==> flow/design.v <==
`timescale 1ns / 1ps
module IIR2nd#(
    parameter DW = 20,FW = 15
)(
    input clk,rst_n,en,
    input signed [DW-1:0] din,
    output logic signed[DW-1:0] dout,
    input [31:0]index
);
    localparam logic signed[DW-1:0] GAIN =41;
    function automatic logic signed[DW-1:0] DEN(input [31:0] i);
        case (i)
        32'd0:  DEN = -65446;
        32'd1:  DEN = -65421;
        32'd2:  DEN = -65381;
        32'd3:  DEN = -65325;
        32'd4:  DEN = -65252;
        32'd5:  DEN = -65163;
        32'd6:  DEN = -65058;
        32'd7:  DEN = -64938;
        32'd8:  DEN = -64801;
        32'd9:  DEN = -64648;
        32'd10: DEN = -64479;
        32'd11: DEN = -64294;
        32'd12: DEN = -64094;
        32'd13: DEN = -63877;
        32'd14: DEN = -63645;
        32'd15: DEN = -63397;
        32'd16: DEN = -63134;
        32'd17: DEN = -62855;
        32'd18: DEN = -62560;
        32'd19: DEN = -62250;
        default: DEN = 0;
        endcase
    endfunction
    localparam logic signed [DW-1:0] NUM0 = 32768, NUM1 = 0, NUM2 = -32768;
    wire signed [DW-1:0] n0;
    wire signed [DW-1:0] n1;
    wire signed [DW-1:0] n2;
    wire signed [DW-1:0] d1;
    wire signed [DW-1:0] d2;
    wire signed [DW-1:0] g ;
    assign    n0      = (NUM0);
    assign    n1     = (NUM1);
    assign    n2     = (NUM2);
    assign    d1     = (DEN(index));
    assign    d2     = (32686);
    assign    g      = (GAIN);
    logic signed [DW-1:0]   z1,z0;
    wire signed [DW-1:0] pn0;
    wire signed [DW-1:0] pn1;
    wire signed [DW-1:0] pn2;
    wire signed [DW-1:0] o ;
    wire signed [DW-1:0] pd1;
    wire signed [DW-1:0] pd2;
    assign        pn0    = 
    (((DW-FW)+(DW-FW)+(FW)+(FW))'(din)*((DW-FW)+(DW-FW)+(FW)+(FW))'(n0))>>>((FW)+(FW)-(FW));
    assign        pn1    = 
    (((DW-FW)+(DW-FW)+(FW)+(FW))'(din)*((DW-FW)+(DW-FW)+(FW)+(FW))'(n1))>>>((FW)+(FW)-(FW));
    assign        pn2    = 
    (((DW-FW)+(DW-FW)+(FW)+(FW))'(din)*((DW-FW)+(DW-FW)+(FW)+(FW))'(n2))>>>((FW)+(FW)-(FW));
    assign        o     =z0 + pn0;
    assign        pd1    = 
    (((DW-FW)+(DW-FW)+(FW)+(FW))'(o)*((DW-FW)+(DW-FW)+(FW)+(FW))'(d1))>>>((FW)+(FW)-(FW));
    assign        pd2    = 
    (((DW-FW)+(DW-FW)+(FW)+(FW))'(o)*((DW-FW)+(DW-FW)+(FW)+(FW))'(d2))>>>((FW)+(FW)-(FW));
    always_ff @( posedge clk ) begin 
        if(!rst_n) begin
            z0<=0; z1<=0;dout<=0;
        end else begin
            z0<=pn1 + z1 - pd1;
            z1<=pn2 - pd2;
            dout<=
    (((DW-FW)+(DW-FW)+(FW)+(FW))'(o)*((DW-FW)+(DW-FW)+(FW)+(FW))'(g))>>>((FW)+(FW)-(FW));
        end
    end
endmodule
module IIR#(
    parameter DW = 16,EW = 4
)(
    input clk,rst_n,en,
    input signed [DW-1:0] din,
    output logic signed [DW-1:0] dout,
    input [31:0]index,
    output logic signed [DW+EW-1:0] dout_W
    );
    localparam W = DW + EW;
    logic signed [W-1:0] din_W;
    assign din_W = din;
    assign dout = dout_W;
    IIR2nd #(W,DW-1)IIR2nd_inst(
    clk,rst_n,en, din_W, dout_W,index
        );
endmodule
`timescale 1ns / 1ps
module IIR_v#(
    parameter DW = 16,FW = 15
)(
    input clk,rst_n,en,
    input signed [DW-1:0] din,
    output wire signed [DW-1:0] dout,
    input [31:0]index,
    output wire signed [DW+FW-1:0] dout_W
    );
    IIR#(
        DW,FW
    )IIR_inst(
        clk,rst_n,en,din,dout,index,dout_W
    );
endmodule
-- Step by step through the tools: IIR_v
Tool output for the design above, in the order of the flow.
Line numbers count from 1 in the design file above.
Cell names lack the library's common part.
A cell with - has no value.
- top module: IIR_v
- clock: clk
- library: sky130hd
- corner: tt_025C_1v80

-- Elaborated design
Counts by Yosys on the flattened word-level netlist (proc, flatten, opt, wreduce; memories kept). Register bits leave out memories and registers merged into their read ports (data or address); mux counts leave out enables and synchronous resets folded into registers. Print and check cells are left out. Cells with the same type and inputs are merged into one.
Yosys's memory passes give these memory sizes; they may raise the number of words (mostly to a power of two), join words into wider ones and drop unused or constant bits.
- register bits after elaboration at 93
- noted memory bits (read-only): 864
- memories kept at 1
- input bits at 51
- noted output and inout bits: 47
- noted cells after elaboration: 13
- add/sub/neg operators: 4
- $mul at 3
- muxes and demuxes: 1
- reductions and logical operators: 1
- memories (memory ; depth ; bits a word ; read ports ; wr ports ; RTL line ; source):
    (no name shown) ; 32 ; 27 ; 1 ; 0 ; 12 ; case (i)
- operators by type and width (cell ; number):
    31-bit by 31-bit multiplier with 46-bit output ; 1
    31-bit by 15-bit multiplier with 45-bit output with constant B ; 1
    31-bit by 7-bit multiplier with 38-bit output with constant B ; 1
    31-bit subtractor ; 2
    16-bit negator with 31-bit output ; 1
    31-bit by 16-bit adder with 31-bit output ; 1
    31-bit two-way mux ; 1
    27-bit logical NOT ; 1

-- Logic depth
Yosys ltp: most cells in a row. Word level: on the elaborated netlist, between registers, memories and ports. Mapped: between sequential cells and ports; inverters and the memories' decode and read muxes count.
- noted depth after elaboration: 4
- noted ABC_AREA: 0
- depth in mapped cells: 52
- gate-level depth less buffers: 51

-- Synthesis result
Yosys stat after the flow's synthesis: flattened, memories mapped to cells. It holds for the ABC_AREA given above (unset counts as 0); a run with the other value may have another netlist.
- cells by type (cell ; number ; area in all (um^2)):
    fa_1 ; 864 ; 1.73E+04
    ha_1 ; 551 ; 6.89E+03
    inv_1 ; 1177 ; 4.42E+03
    dfxtp_1 ; 85 ; 1.7E+03
    nor2_1 ; 417 ; 1.57E+03
    xnor2_1 ; 98 ; 858.323
    nand2_1 ; 201 ; 754.474
    a21oi_1 ; 141 ; 705.677
    xor2_1 ; 63 ; 551.779
    a21o_1 ; 71 ; 533.011
    o21ai_0 ; 78 ; 390.374
    clkbuf_1 ; 63 ; 236.477
    nand2b_1 ; 34 ; 212.704
    nor3_1 ; 42 ; 210.202
    nand3_1 ; 41 ; 205.197
    a211oi_1 ; 25 ; 187.68
    buf_4 ; 25 ; 187.68
    nor2b_1 ; 30 ; 187.68
Not listed: further types 65, cells in them 320.
- noted cells in the netlist: 4326
- noted cell area after synthesis: 39511.6 um^2
- noted sequential area: 1701.6 um^2
- mapped flip-flops: 85
- buffers at 92
By module: a second synthesis without flattening, with its own total; a netlist apart from the flattened one above.
- noted cell total of the unflattened synthesis: 4305
- noted area total of the unflattened synthesis: 39263.9 um^2
Rows give one instance, submodules left out.
- by module (module ; times used ; cells ; area (um^2)):
    IIR2nd ; 1 ; 4289 ; 39143.8
    IIR ; 1 ; 16 ; 120.1
    IIR_v ; 1 ; 0 ; 0.0

-- Path before layout
OpenSTA on the mapped netlist: ideal clock, no wires. The path of least setup slack (recovery checks aside). Input and output delay are each 20% of the period. Register names are those of the netlist, which keeps one name where synthesis merged equal registers.
- path kind: input-to-reg
- start: input din[0]
- end: register IIR_inst.IIR2nd_inst.z0[30]
- period: 13.5 ns
- input delay: 2.700 ns
- time at the first pin at 2.700 ns
- arrival time at 13.645 ns
- data required time at 13.379 ns
- slack: -0.266 ns
- delay of the path at 11.066 ns
- stages on the path: 40
- buffers on the path: 0
- noted period reached after synthesis: 13.766 ns
"delay of the path" is the arrival time less input delay plus setup time.
"stages on the path" counts driving pins, that of a launching flip-flop among them; a cell with two outputs on the path counts twice.
"period reached after synthesis" is the clock period less the worst setup slack; recovery checks do not enter. This is arithmetic on one report: input and output delays are still those of the set period (20% each).
Between the ends stands the longest chain of elaborated cells between them, by number of cells; it is not shown to be the way that was timed. Of several equally long chains one is given.
Each line given opens the expression or statement behind the cell; cells for indexed reads and writes are added by Yosys, which also makes memories of some case tables.
- cell sequence: ha_1 > fa_1 > a211oi_1 > nor2_1 > o211ai_1 > a21oi_1 > o21ai_1 > o2111ai_1 > o211ai_2 > xor2_2 > inv_2 > nor2_1 > fa_1 > fa_1 > fa_1 > inv_1 > fa_1 > inv_1 > (+4 left out) > fa_1 > inv_1 > ha_1 > a21o_1 > a21o_1 > a221o_1 > o2111ai_1 > nor3b_1 > xor2_1 > ha_1 > a21o_1 > a21oi_1 > o21bai_1 > a31oi_1 > nand3_1 > a22o_1 > and3_1 > mux2_2
- noted length of the longest elaborated chain: 3
- elaborated cells on any way between the ends: 3
- RTL lines with such cells: 3
- ends and longest elaborated chain, post-synthesis (what ; RTL line ; source):
    start: declaration ; 100 ; input signed [DW-1:0] din,
    31-bit by 16-bit adder with 31-bit output ; 62 ; assign        o     =z0 + pn0;
    31-bit by 31-bit multiplier with 46-bit output ; 64 ; (((DW-FW)+(DW-FW)+(FW)+(FW))'(o)*((DW-FW)+(DW-FW)+(FW)+(FW))'(d1))>>>((FW)+(FW)-(FW));
    31-bit subtractor ; 71 ; z0<=pn1 + z1 - pd1;
    end: assignment ; 69 ; z0<=0; z1<=0;dout<=0;
    end: assignment ; 71 ;
    end: declaration ; 49 ; logic signed [DW-1:0]   z1,z0;

-- Worst path after layout
Path of least setup slack in the final report of run 1 (OpenROAD, finished layout, wires in). Where an end is a register, its clock arrival counts in the times.
- path kind: input-to-reg
- start: input din[0]
- end: register IIR_inst.IIR2nd_inst.z0[30]
- period: 13.4 ns
- input delay: 2.68 ns
- time at the first pin at 2.68 ns
- arrival time at 13.19 ns
- data required time at 13.67 ns
- slack: 0.48 ns
- stages on the path: 48
- buffers on the path: 5
Between the ends stands the longest chain of elaborated cells between them, by number of cells; it is not shown to be the way that was timed. Of several equally long chains one is given.
- cell sequence: buf_8 > ha_4 > fa_2 > a211oi_2 > nor2_2 > o211ai_1 > buf_4 > a21oi_4 > nor2b_2 > buf_4 > xor2_4 > inv_4 > nand2_4 > nor2_1 > fa_1 > fa_1 > fa_1 > inv_1 > (+12 left out) > o31ai_4 > buf_6 > o31a_1 > nor2_2 > xor2_1 > buf_4 > ha_4 > a21o_1 > a21oi_4 > nand3b_1 > a311o_2 > nand3_4 > a31oi_4 > a31oi_4 > nand3_1 > a22o_1 > and3_1 > mux2_2
- noted length of the longest elaborated chain: 3
- elaborated cells on any way between the ends: 3
- RTL lines with such cells: 3
- ends and longest elaborated chain, after layout (what ; RTL line ; source):
    start: declaration ; 100 ; input signed [DW-1:0] din,
    31-bit by 16-bit adder with 31-bit output ; 62 ; assign        o     =z0 + pn0;
    31-bit by 31-bit multiplier with 46-bit output ; 64 ; (((DW-FW)+(DW-FW)+(FW)+(FW))'(o)*((DW-FW)+(DW-FW)+(FW)+(FW))'(d1))>>>((FW)+(FW)-(FW));
    31-bit subtractor ; 71 ; z0<=pn1 + z1 - pd1;
    end: assignment ; 69 ; z0<=0; z1<=0;dout<=0;
    end: assignment ; 71 ;
    end: declaration ; 49 ; logic signed [DW-1:0]   z1,z0;

# Flow runs of IIR_v

4 stored runs of IIR_v in the flow (synthesis by Yosys, layout by OpenROAD, sky130hd cells), in arbitrary order. Constraints: input delay and output delay 20% of the set period each, output load 0.01 pF.
"worst path time": the worst setup path's part of the clock period (all of it between registers, 20% less for each end at a port) less its slack. A launch clock that arrives late makes it longer, a capture clock that arrives late makes it shorter.

Run 1

==> flow/run.sh <==
#!/bin/bash
# the make line also repeats the synthesis and layout settings of config.mk as NAME=value (left out here)
make -C /OpenROAD-flow-scripts/flow DESIGN_CONFIG=/design/flow/config.mk WORK_HOME=/design/flow/orfs CLKGATE_MAP_FILE= finish
==> flow/config.mk <==
export PLATFORM = sky130hd
export DESIGN_NAME = IIR_v
export DESIGN_NICKNAME = IIR_v
export VERILOG_FILES = /design/flow/design.v
export SDC_FILE = /design/flow/constraint.sdc
export NUM_CORES = 4
export LEC_CHECK = 0
export CAP_MARGIN = 20
export CORE_MARGIN = 2
export CORE_UTILIZATION = 40
export SETUP_SLACK_MARGIN = 3.43
export SLEW_MARGIN = 20
==> flow/constraint.sdc <==
create_clock -name core_clock -period 13.4 [get_ports {clk}]
set_input_delay 2.6800 -clock core_clock [delete_from_list [all_inputs] [get_ports {clk}]]
set_output_delay 2.6800 -clock core_clock [all_outputs]
set_load 0.01 [all_outputs]

Measured in run 1:
- area of the synthesized netlist: 39511.6 um^2
- setup TNS: 0.000 ns
- noted the worst path time: 10.24 ns
- worst setup path kind: input-to-reg
- noted the post-route worst hold slack: 0.551 ns
- die footprint at 101309.0 um^2
- worst setup slack after layout at 0.480 ns
- final utilization at 53.3 %

Run 2

==> flow/run.sh <==
#!/bin/bash
# the make line also repeats the synthesis and layout settings of config.mk as NAME=value (left out here)
make -C /OpenROAD-flow-scripts/flow DESIGN_CONFIG=/design/flow/config.mk WORK_HOME=/design/flow/orfs CLKGATE_MAP_FILE= finish
==> flow/config.mk <==
export PLATFORM = sky130hd
export DESIGN_NAME = IIR_v
export DESIGN_NICKNAME = IIR_v
export VERILOG_FILES = /design/flow/design.v
export SDC_FILE = /design/flow/constraint.sdc
export NUM_CORES = 4
export LEC_CHECK = 0
export ABC_AREA = 1
export CAP_MARGIN = 0
export CELL_PAD_IN_SITES_DETAIL_PLACEMENT = 1
export CELL_PAD_IN_SITES_GLOBAL_PLACEMENT = 2
export CORE_MARGIN = 4
export CORE_UTILIZATION = 40
export GPL_ROUTABILITY_DRIVEN = 1
export MAX_ROUTING_LAYER = met4
export SLEW_MARGIN = 20
==> flow/constraint.sdc <==
create_clock -name core_clock -period 15.1 [get_ports {clk}]
set_input_delay 3.0200 -clock core_clock [delete_from_list [all_inputs] [get_ports {clk}]]
set_output_delay 3.0200 -clock core_clock [all_outputs]
set_load 0.01 [all_outputs]

Measured in run 2:
- worst setup slack after layout at 0.764 ns
- noted the worst path time: 11.32 ns
- worst setup path kind: input-to-reg
- noted the post-route worst hold slack: 0.559 ns
- setup TNS: 0.000 ns
- die footprint at 110158.0 um^2
- final utilization at 44.0 %
- area of the synthesized netlist: 41964.0 um^2

Run 3

==> flow/run.sh <==
#!/bin/bash
# the make line also repeats the synthesis and layout settings of config.mk as NAME=value (left out here)
make -C /OpenROAD-flow-scripts/flow DESIGN_CONFIG=/design/flow/config.mk WORK_HOME=/design/flow/orfs CLKGATE_MAP_FILE= finish
==> flow/config.mk <==
export PLATFORM = sky130hd
export DESIGN_NAME = IIR_v
export DESIGN_NICKNAME = IIR_v
export VERILOG_FILES = /design/flow/design.v
export SDC_FILE = /design/flow/constraint.sdc
export NUM_CORES = 4
export LEC_CHECK = 0
export CAP_MARGIN = 20
export CORE_MARGIN = 2
export CORE_UTILIZATION = 48
export CTS_CLUSTER_DIAMETER = 168
export GPL_ROUTABILITY_DRIVEN = 0
export GPL_TIMING_DRIVEN = 0
export HOLD_SLACK_MARGIN = -0.04
export MIN_ROUTING_LAYER = met2
export PLACE_DENSITY = 0.42
export SLEW_MARGIN = 35
==> flow/constraint.sdc <==
create_clock -name core_clock -period 13.5 [get_ports {clk}]
set_input_delay 2.7000 -clock core_clock [delete_from_list [all_inputs] [get_ports {clk}]]
set_output_delay 2.7000 -clock core_clock [all_outputs]
set_load 0.01 [all_outputs]

Measured in run 3:
- final utilization at 55.8 %
- setup TNS: -0.086 ns
- die footprint at 84625.7 um^2
- area of the synthesized netlist: 39511.6 um^2
- noted the worst path time: 10.89 ns
- worst setup path kind: input-to-reg
- noted the post-route worst hold slack: 0.565 ns
- worst setup slack after layout at -0.086 ns

Run 4

==> flow/run.sh <==
#!/bin/bash
# the make line also repeats the synthesis and layout settings of config.mk as NAME=value (left out here)
make -C /OpenROAD-flow-scripts/flow DESIGN_CONFIG=/design/flow/config.mk WORK_HOME=/design/flow/orfs CLKGATE_MAP_FILE= finish
==> flow/config.mk <==
export PLATFORM = sky130hd
export DESIGN_NAME = IIR_v
export DESIGN_NICKNAME = IIR_v
export VERILOG_FILES = /design/flow/design.v
export SDC_FILE = /design/flow/constraint.sdc
export NUM_CORES = 4
export LEC_CHECK = 0
export CAP_MARGIN = 20
export CELL_PAD_IN_SITES_GLOBAL_PLACEMENT = 3
export CORE_ASPECT_RATIO = 1.38
export CORE_MARGIN = 9
export CORE_UTILIZATION = 42
export CTS_CLUSTER_DIAMETER = 78
export GPL_ROUTABILITY_DRIVEN = 1
export GPL_TIMING_DRIVEN = 0
export PLACE_DENSITY_LB_ADDON = 0.28
export SLEW_MARGIN = 20
export TNS_END_PERCENT = 50
==> flow/constraint.sdc <==
create_clock -name core_clock -period 14.5 [get_ports {clk}]
set_input_delay 2.9000 -clock core_clock [delete_from_list [all_inputs] [get_ports {clk}]]
set_output_delay 2.9000 -clock core_clock [all_outputs]
set_load 0.01 [all_outputs]

Measured in run 4:
- worst setup slack after layout at 0.471 ns
- area of the synthesized netlist: 39511.6 um^2
- noted the worst path time: 11.13 ns
- worst setup path kind: input-to-reg
- die footprint at 105584.0 um^2
- noted the post-route worst hold slack: 0.567 ns
- setup TNS: 0.000 ns
- final utilization at 47.7 %
